==> flow/design.v <==
module floating_Mult(
    input               clk, 
    input               rst,
    input       [31:0]  OperandA,
    input       [31:0]  OperandB,
    input               in_valid,
    output              zero_exponent,  
    output              Exception,  
    output              NaN,  
    output reg          out_valid,
    output reg  [31:0]  out
);
    reg sign_out;
    reg normalize;  
    reg [7:0] Exponent_out;
    reg [22:0] Mantissa_out;
    reg [23:0] OperandA_reg, OperandB_reg;  
    reg [47:0] Mantissa_product;
    localparam BIAS = 127;
    always @(*) begin
        out = 32'b0;
        out_valid = 1'b0;
        sign_out = 1'b0;
        normalize = 1'b0;
        Exponent_out = 8'b0;
        Mantissa_out = 23'b0;
        OperandA_reg = 24'b0;
        OperandB_reg = 24'b0;
        Mantissa_product = 48'b0;
        if(~rst) begin
            out = 32'b0;
            out_valid = 1'b0;
        end
        else if(in_valid) begin 
            sign_out = OperandA[31] ^ OperandB[31];
       		OperandA_reg = (|OperandA[30:23]) ? {1'b1, OperandA[22:0]} : {1'b0, OperandA[22:0]};
            OperandB_reg = (|OperandB[30:23]) ? {1'b1, OperandB[22:0]} : {1'b0, OperandB[22:0]};
            Mantissa_product = OperandA_reg * OperandB_reg;
            normalize = Mantissa_product[47];  
            if(~normalize && ~zero_exponent) begin
      			Mantissa_product = Mantissa_product << 1 ;
      			Mantissa_out = Mantissa_product[46:24] + Mantissa_product[23] ;  
      			normalize = Mantissa_product[47];
      			Exponent_out = (OperandA[30:23] + OperandB[30:23] - BIAS);
    		end
  			else begin
  				Mantissa_out = Mantissa_product [46:24];  
  				Exponent_out = (OperandA[30:23] + OperandB[30:23] - BIAS) + normalize;
  			end
            if (zero_exponent) begin
                out = 32'b0;
                out_valid = 1'b1;
            end
            else if(NaN) begin
                out = {sign_out,8'b1111_1111, 23'b111_1111_1111_1111_1111_1111};
                out_valid = 1'b1;
            end
            else if(Exception) begin
                out = {sign_out,8'b1111_1111,23'b0};
                out_valid = 1'b1;
            end
            else if (normalize) begin
                out = {sign_out, Exponent_out, Mantissa_out};
                out_valid = 1'b1;
            end
        end
        else begin  
            out = 32'b0;
            out_valid = 1'b0;
        end
    end
    assign Exception = ( ( (&OperandA[30:23]) && (OperandA[22:0] == 0) )   || ( (&OperandB[30:23]) && (OperandB[22:0] == 0) ) ) ? 1'b1 : 1'b0;
    assign zero_exponent = ((OperandA[30:23] == 0) | (OperandB[30:23] == 0)) ? 1'b1 : 1'b0;
    assign NaN =( ( (OperandA[30:23] == 8'b1111_1111) && (OperandA [22:0] != 23'b0) ) || ( (OperandB[30:23] == 8'b1111_1111) && (OperandB [22:0] != 23'b0) ) ) ? 1 : 0; 
endmodule
module Adder(
    input               clk,
    input               rst,
    input       [31:0]  OperandA,
    input       [31:0]  OperandB,
    input               in_valid,
    output              Exception,  
    output              zero_exponent,
    output              NaN,
    output reg out_valid,
output reg [31:0] out
    );
reg signA;
reg [23:0] mantissaA;
reg [7:0] expA;
reg signB;
reg [23:0] mantissaB;
reg [7:0] expB, expB_new;
reg [24:0] mantissa_sum;
reg [23:0] mantissaB_shift;
reg sign_out;
reg [7:0] exp_out;
reg [22:0] mantissa_out;
reg [8:0] Diff_exponent;  
integer norm_i;
always @(*) begin
    out = 32'b0;
    out_valid = 1'b0;
    expB_new = 8'b0;
    mantissa_sum = 25'b0;
    mantissaB_shift = 24'b0;
    sign_out = 1'b0;
    exp_out = 8'b0;
    mantissa_out = 23'b0;
    Diff_exponent = 9'b0;
    signA = OperandA [31];
    expA = OperandA [30:23];
    mantissaA = (|OperandA[30:23]) ? {1'b1, OperandA[22:0]} : {1'b0, OperandA[22:0]};
    signB = OperandB [31];
    expB = OperandB [30:23];
    mantissaB = (|OperandB[30:23]) ? {1'b1, OperandB[22:0]} : {1'b0, OperandB[22:0]};
    if (~rst) begin
        out = 32'b0;
        out_valid = 1'b0;
    end
    else if(in_valid) begin
       if (expA < expB) begin
            {signA, expA, mantissaA, signB, expB, mantissaB} = {signB, expB, mantissaB, signA, expA, mantissaA};
        end
        Diff_exponent = expA - expB ;
        expB_new = expB + Diff_exponent ;
        mantissaB_shift = (Diff_exponent > 0) ? mantissaB >> Diff_exponent : mantissaB ;
        exp_out = expA;
        if(signA == signB) begin
            mantissa_sum = mantissaA + mantissaB_shift;
            sign_out = signA;
        end
        else begin
        if(mantissaA >= mantissaB_shift) begin
            mantissa_sum = mantissaA - mantissaB_shift;
            sign_out = signA;
        end
        else begin
            mantissa_sum = mantissaB_shift - mantissaA;
            sign_out = signB ;
        end
        end
        if(mantissa_sum[24]) begin
            mantissa_sum = mantissa_sum >> 1;  
            exp_out = exp_out + 1 ;
        end 
        for (norm_i = 0; norm_i < 24; norm_i = norm_i + 1)
            if (~ mantissa_sum[23] & (|mantissa_sum) )
            begin
            mantissa_sum = mantissa_sum << 1;
            exp_out = exp_out - 1;
            end
        mantissa_out = mantissa_sum[22:0];
         if(NaN) begin
            out = {sign_out,8'b1111_1111, 23'b111_1111_1111_1111_1111_1111};
            out_valid = 1'b1;
        end
        else if(Exception) begin
            out = {sign_out,8'b1111_1111,23'b0};
            out_valid = 1'b1;
        end
        else begin
            out = {sign_out, exp_out, mantissa_out};
            out_valid = 1'b1;
        end
    end
    else begin
        out_valid = 1'b0;
    end
end
assign NaN =( ( (OperandA[30:23] == 8'b1111_1111) && (OperandA [22:0] != 23'b0) ) || ( (OperandB[30:23] == 8'b1111_1111) && (OperandB [22:0] != 23'b0) ) ) ? 1 : 0;
assign Exception = ( ( (&OperandA[30:23]) && (OperandA[22:0] == 0) )   || ( (&OperandB[30:23]) && (OperandB[22:0] == 0) ) ) ? 1'b1 : 1'b0;
endmodule 
module Accumulator(
    input               clk, 
    input               rst,
    input    [31:0]     IN1,
    input               in_valid,
    input [7:0]         kernel_size,
    output reg [31:0]   Accumulator,
    output reg              output_valid
    );
wire [31:0] out;
wire [15:0] counter_tmp;
reg  [15:0] counter ;
assign counter_tmp = kernel_size*kernel_size;
always @(posedge clk or negedge rst) begin
    if(~rst) begin
        Accumulator <= 0;
        output_valid <= 0;
        counter <= 0;
    end
    else if (in_valid) begin
      counter <= counter + 1 ;
        if (counter == counter_tmp-1)
          begin
            counter <= 0;
            output_valid <= 1;
            Accumulator <= (counter == 0) ? IN1 : out;  
          end
        else if (counter == 0)begin
          Accumulator <= IN1;  
          output_valid <= 0;
        end
       else
         begin
        Accumulator <= out;
        output_valid <= 0;
         end
    end
    else begin
      Accumulator <= Accumulator;  
      output_valid <= 0;
      end
end
        Adder add_inst(
            .clk(clk),
            .rst(rst),
            .OperandA(IN1),
            .OperandB(Accumulator),
            .in_valid(in_valid),
            .Exception(),
            .zero_exponent(),
            .NaN(),
            .out_valid(),
            .out(out)
        );
endmodule 
module conv_mac (
    input         clk,
    input         rst,           
    input         in_valid,
    input  [31:0] OperandA,      
    input  [31:0] OperandB,      
    input  [7:0]  kernel_size,
    output        out_valid,
    output [31:0] result
);
wire        acc_en;
wire [31:0] mult_result;
floating_Mult multiplier(
    .clk(clk),
    .rst(rst),
    .OperandA(OperandA),
    .OperandB(OperandB),
    .in_valid(in_valid),
    .zero_exponent(),
    .Exception(),
    .NaN(),
    .out_valid(acc_en),
    .out(mult_result)
);
Accumulator accumulator(
    .clk(clk),
    .rst(rst),
    .IN1(mult_result),
    .in_valid(acc_en),
    .Accumulator(result),
    .output_valid(out_valid),
    .kernel_size(kernel_size)
);
endmodule
Reports on conv_mac
What the tools print for conv_mac, step after step.
Line numbers count from 1 in the design file above.
Library cell names are shortened.
The mark -- stands for no value.

set-up
  design top = conv_mac
  clock input = clk
  cell library = sky130hd
  timing corner = tt_025C_1v80

Elaborated design
Source: Yosys, flattened and elaborated, memories not mapped. Widths are those after wreduce. Registers that Yosys merges into a memory's read port (data or address) are not register bits. Print and check cells do not count. Equal cells are merged and count once.

cells by class
  order comparisons = 3
  multiplexer cells = 204
  multiply operators = 2
  equal/unequal tests = 6
  shift-type cells = 1
  bitwise operators = 52
  reductions and logical operators = 56
  $add $sub $neg = 35

operator list
  cell                                                           number
  25-bit 2-to-1 mux                                              75
  24-bit by 24-bit multiplier with 48-bit output                 1
  8-bit 2-to-1 mux                                               80
  25-bit OR reduction                                            24
  24-bit 2-to-1 mux                                              12
  32-bit 2-to-1 mux                                              8
  8-bit by 1-bit subtractor with 8-bit output with constant B    24
  8-bit by 8-bit multiplier with 16-bit output                   1
  23-bit logical NOT                                             4
  23-bit nonzero test                                            4
  31-bit 2-to-1 mux                                              2
  24-bit by 24-bit subtractor with 25-bit output                 2
  23-bit 2-to-1 mux                                              2
  16-bit by 32-bit == test with 1-bit output                     1
  8-bit == test with constant B                                  4
  8-bit AND reduction                                            4
  8-bit OR reduction                                             4
  1-bit inverter                                                 26
  24-bit by 24-bit adder with 25-bit output                      1
  1-bit AND                                                      24
  24-bit >= comparator                                           1
  24-bit by 9-bit right shift with 24-bit output                 1
  1-bit 2-to-1 mux                                               24
  23-bit by 1-bit adder with 23-bit output                       1
  16-bit by 1-bit subtractor with 17-bit output with constant B  1
  16-bit by 1-bit adder with 16-bit output with constant B       1
  16-bit logical NOT                                             1
  8-bit logical NOT                                              2

Other operator kinds: 13; their cells: 24.

word-level totals
  output and inout bits = 33
  word-level cells = 362
  flip-flop bits (word level) = 49

Depth
Longest topological path by Yosys (ltp), each cell counted once; first at word level (registers and memories cut), then after technology mapping (sequential cells cut; the memories' decode and read muxes count).

logic depth
  word-level depth = 151
  ABC_AREA = 1
  depth in mapped cells = 244
  depth with buffers taken out = 227

After synthesis
The flow's flattened synthesis, as Yosys stat reports it; memories are mapped. The netlist is that of the ABC_AREA named above (0 if unset); the other value can give another one.

synthesis totals
  buffers = 287
  cell count = 7272
  flip-flop cells = 49
  mapped area = 44231.2 µm²

cell types
  cell type  number
  fa_1       515
  nand2_1    2195
  inv_1      1403
  ha_1       330
  nand3_1    509
  nor2_1     673
  xor2_1     171
  o21ai_0    257
  dfrtp_1    49
  a21oi_1    180
  clkbuf_1   210
  xnor2_1    60
  nand4_1    83
  nor3_1     60
  buf_6      25
  nand2_2    44
  nor4_1     40
  a31oi_1    38

Other cell types: 49; their cells: 430.

Timing after synthesis
Path of least setup slack by OpenSTA after synthesis, without wires, with an ideal clock, recovery checks aside; 20% of the period is set as input and as output delay. Where synthesis merged equal registers, the netlist keeps one of their names.

timing path after synthesis
  path type = in2reg
  start = in OperandB[28]
  end = reg accumulator.Accumulator[29]
  library setup time = 0.120 ns
  external input delay = 8.800 ns
  stages = 214
  time at the first pin = 8.800 ns
  required time = 43.880 ns
  clock period = 44.0 ns
  path buffers = 20
  path delay = 27.394 ns
  path slack = 7.806 ns
  arrival = 36.074 ns
  period reached after synthesis = 36.194 ns

"path delay" = arrival - input delay + setup time.
"stages" counts driving pins, that of a launching flip-flop among them; a cell with two outputs on the path counts twice.
"period reached after synthesis" = period - worst setup slack (recovery checks aside). The figure is calculated, with input and output delays left at 20% of the set period.
The rows between start and end are the longest chain of elaborated cells between them; the timing report does not say that the signal goes this way. Where chains are equally long, one stands for them.
Each line given opens the expression or statement behind the cell; cells for indexed reads and writes are added by Yosys, which also makes memories of some case tables.
At most two assigning lines are given for a register; there are more.

between the ends, after synthesis
  cell sequence = or4_1 > nor2_1 > clkbuf_1 > inv_1 > clkbuf_1 > nand2_1 > fa_1 > fa_1 > fa_1 > inv_1 > fa_1 > inv_1 > fa_1 > fa_1 > inv_1 > fa_1 > ha_1 > nand2_1 > [178 not listed] > nand2_1 > nand2_1 > ha_1 > inv_1 > o21ai_0 > ha_1 > inv_1 > nor2_1 > a21oi_1 > inv_1 > ha_1 > nand4_1 > nor2_1 > nand3_1 > xor2_1 > nand2_1 > nand2_1 > a21oi_2
  length of the longest elaborated chain = 151
  elaborated cells on any way between the ends = 328

RTL lines, path after synthesis
  item                                            RTL line  source
  from (decl)                                     234       input  [31:0] OperandB,
  8-bit OR reduction                              37        OperandB_reg = (|OperandB[30:23]) ? {1'b1, OperandB[22:0]} : {1'b0, OperandB[22:0]};
  24-bit 2-to-1 mux                               37
  24-bit by 24-bit multiplier with 48-bit output  38
  1-bit inverter                                  40        if(~normalize && ~zero_exponent) begin
  1-bit logical AND                               40
  1-bit 2-to-1 mux                                40
  1-bit 2-to-1 mux                                34        else if(in_valid) begin
  [137 not listed]                                --
  1-bit inverter                                  148       if (~ mantissa_sum[23] & (|mantissa_sum) )
  1-bit AND                                       148
  8-bit 2-to-1 mux                                148
  31-bit 2-to-1 mux                               158       else if(Exception) begin
  31-bit 2-to-1 mux                               154       if(NaN) begin
  32-bit 2-to-1 mux                               117       if (~rst) begin
  32-bit 2-to-1 mux                               201       else if (counter == 0)begin
  to (assign)                                     199       Accumulator <= (counter == 0) ? IN1 : out;
  to (assign)                                     207       Accumulator <= out;
  to (decl)                                       180       output reg [31:0]   Accumulator,

Worst path after layout
From the final timing report of stored run 1: the path of least setup slack in the routed layout; clock arrival at registers is part of the times.

timing path post-layout
  path type = in2reg
  start = in OperandB[12]
  end = reg accumulator.Accumulator[24]
  external input delay = 7.40 ns
  arrival = 37.61 ns
  library setup time = 0.14 ns
  time at the first pin = 7.40 ns
  stages = 216
  clock period = 37.0 ns
  path buffers = 37
  required time = 37.17 ns
  path slack = -0.44 ns

The rows between start and end are the longest chain of elaborated cells between them; the timing report does not say that the signal goes this way. Where chains are equally long, one stands for them.
At most two assigning lines are given for a register; there are more.

between the ends, post-layout
  cell sequence = clkdlybuf4s50_1 > buf_12 > buf_4 > nand2_1 > fa_1 > inv_1 > fa_1 > inv_1 > fa_1 > fa_1 > inv_1 > fa_1 > inv_1 > fa_1 > inv_1 > fa_2 > ha_4 > nand2_1 > [180 not listed] > ha_4 > nand2_2 > nand2_4 > ha_4 > inv_2 > o21ai_2 > ha_1 > inv_2 > nor2_4 > a21oi_2 > buf_4 > inv_4 > ha_4 > o21ai_0 > inv_1 > nand2_1 > a221oi_2 > a21oi_1
  length of the longest elaborated chain = 150
  elaborated cells on any way between the ends = 321

RTL lines, path post-layout
  item                                            RTL line  source
  from (decl)                                     234       input  [31:0] OperandB,
  24-bit 2-to-1 mux                               37        OperandB_reg = (|OperandB[30:23]) ? {1'b1, OperandB[22:0]} : {1'b0, OperandB[22:0]};
  24-bit by 24-bit multiplier with 48-bit output  38
  1-bit inverter                                  40        if(~normalize && ~zero_exponent) begin
  1-bit logical AND                               40
  1-bit 2-to-1 mux                                40
  1-bit 2-to-1 mux                                34        else if(in_valid) begin
  1-bit 2-to-1 mux                                30        if(~rst) begin
  [136 not listed]                                --
  1-bit inverter                                  148       if (~ mantissa_sum[23] & (|mantissa_sum) )
  1-bit AND                                       148
  8-bit 2-to-1 mux                                148
  31-bit 2-to-1 mux                               158       else if(Exception) begin
  31-bit 2-to-1 mux                               154       if(NaN) begin
  32-bit 2-to-1 mux                               117       if (~rst) begin
  32-bit 2-to-1 mux                               201       else if (counter == 0)begin
  to (assign)                                     199       Accumulator <= (counter == 0) ? IN1 : out;
  to (assign)                                     207       Accumulator <= out;
  to (decl)                                       180       output reg [31:0]   Accumulator,

==> results <==
Record of 6 stored runs of the RTL-to-layout flow on conv_mac, platform sky130hd. The runs are unordered. Constraints: input delay and output delay 20% of the set period each, output load 0.01 pF.
"worst setup path time (ns)" means the part of the period allowed to the worst setup path (the constraints hold back 20% at inputs and 20% at outputs) less its slack; where the path has registers, the arrival times of their clocks count too.

settings of stored run 1
{
  "ABC_AREA": 1,
  "CAP_MARGIN": 15,
  "CELL_PAD_IN_SITES_DETAIL_PLACEMENT": 2,
  "CELL_PAD_IN_SITES_GLOBAL_PLACEMENT": 2,
  "CORE_ASPECT_RATIO": 0.73,
  "CORE_MARGIN": 6,
  "CORE_UTILIZATION": 21,
  "CTS_CLUSTER_DIAMETER": 225,
  "CTS_CLUSTER_SIZE": 20,
  "MAX_ROUTING_LAYER": "met4",
  "MIN_ROUTING_LAYER": "met2",
  "PLACE_DENSITY_LB_ADDON": 0.24,
  "period_ns": 37.0,
  "SLEW_MARGIN": 20
}
report of stored run 1
yosys chip area after synthesis (um^2): 44231.2
finish__design__die__area: 221918.0
finish__design__instance__area__stdcell: 70461.3
finish__timing__setup__ws: -0.444
finish__timing__setup__tns: -2.267
finish__timing__hold__ws: 0.623
worst setup path time (ns): 30.04
worst setup path kind: in2reg

settings of stored run 2
{
  "ABC_AREA": 0,
  "CAP_MARGIN": 15,
  "CELL_PAD_IN_SITES_DETAIL_PLACEMENT": 2,
  "CELL_PAD_IN_SITES_GLOBAL_PLACEMENT": 2,
  "CORE_ASPECT_RATIO": 0.73,
  "CORE_MARGIN": 6,
  "CORE_UTILIZATION": 21,
  "CTS_CLUSTER_DIAMETER": 225,
  "CTS_CLUSTER_SIZE": 37,
  "MAX_ROUTING_LAYER": "met4",
  "MIN_ROUTING_LAYER": "met2",
  "PLACE_DENSITY_LB_ADDON": 0.24,
  "period_ns": 64.1,
  "SLEW_MARGIN": 20
}
report of stored run 2
yosys chip area after synthesis (um^2): 42649.7
finish__design__die__area: 214188.0
finish__design__instance__area__stdcell: 47277.8
finish__timing__setup__ws: 13.287
finish__timing__setup__tns: 0.000
finish__timing__hold__ws: 0.597
worst setup path time (ns): 37.99
worst setup path kind: in2reg

settings of stored run 3
{
  "CORE_UTILIZATION": 61,
  "CTS_CLUSTER_DIAMETER": 340,
  "GPL_ROUTABILITY_DRIVEN": 0,
  "GPL_TIMING_DRIVEN": 0,
  "MAX_ROUTING_LAYER": "met5",
  "SLEW_MARGIN": 30,
  "period_ns": 33.2,
  "CAP_MARGIN": 20,
  "CORE_MARGIN": 2
}
report of stored run 3
yosys chip area after synthesis (um^2): 42649.7
finish__design__die__area: 72049.3
finish__design__instance__area__stdcell: 52370.2
finish__timing__setup__ws: -2.160
finish__timing__setup__tns: -13.374
finish__timing__hold__ws: 0.590
worst setup path time (ns): 28.72
worst setup path kind: in2reg

settings of stored run 4
{
  "ABC_AREA": 0,
  "CELL_PAD_IN_SITES_DETAIL_PLACEMENT": 2,
  "CORE_ASPECT_RATIO": 0.55,
  "CORE_MARGIN": 7,
  "CORE_UTILIZATION": 52,
  "GPL_ROUTABILITY_DRIVEN": 0,
  "GPL_TIMING_DRIVEN": 0,
  "MIN_ROUTING_LAYER": "met1",
  "PLACE_DENSITY_LB_ADDON": 0.17,
  "TNS_END_PERCENT": 65,
  "period_ns": 33.2,
  "CAP_MARGIN": 20,
  "SLEW_MARGIN": 20
}
report of stored run 4: did not finish, place, DPL-0033

settings of stored run 5
{
  "CORE_UTILIZATION": 40,
  "period_ns": 44.0,
  "CAP_MARGIN": 20,
  "CORE_MARGIN": 2,
  "SLEW_MARGIN": 20
}
report of stored run 5
yosys chip area after synthesis (um^2): 42649.7
finish__design__die__area: 109253.0
finish__design__instance__area__stdcell: 45406.0
finish__timing__setup__ws: 1.855
finish__timing__setup__tns: 0.000
finish__timing__hold__ws: 0.566
worst setup path time (ns): 33.35
worst setup path kind: in2reg

settings of stored run 6
{
  "CORE_UTILIZATION": 40,
  "SETUP_SLACK_MARGIN": 5.0,
  "period_ns": 43.0,
  "CAP_MARGIN": 20,
  "CORE_MARGIN": 2,
  "SLEW_MARGIN": 20
}
report of stored run 6
yosys chip area after synthesis (um^2): 42649.7
finish__design__die__area: 109253.0
finish__design__instance__area__stdcell: 48703.0
finish__timing__setup__ws: 6.059
finish__timing__setup__tns: 0.000
finish__timing__hold__ws: 0.585
worst setup path time (ns): 28.34
worst setup path kind: in2reg
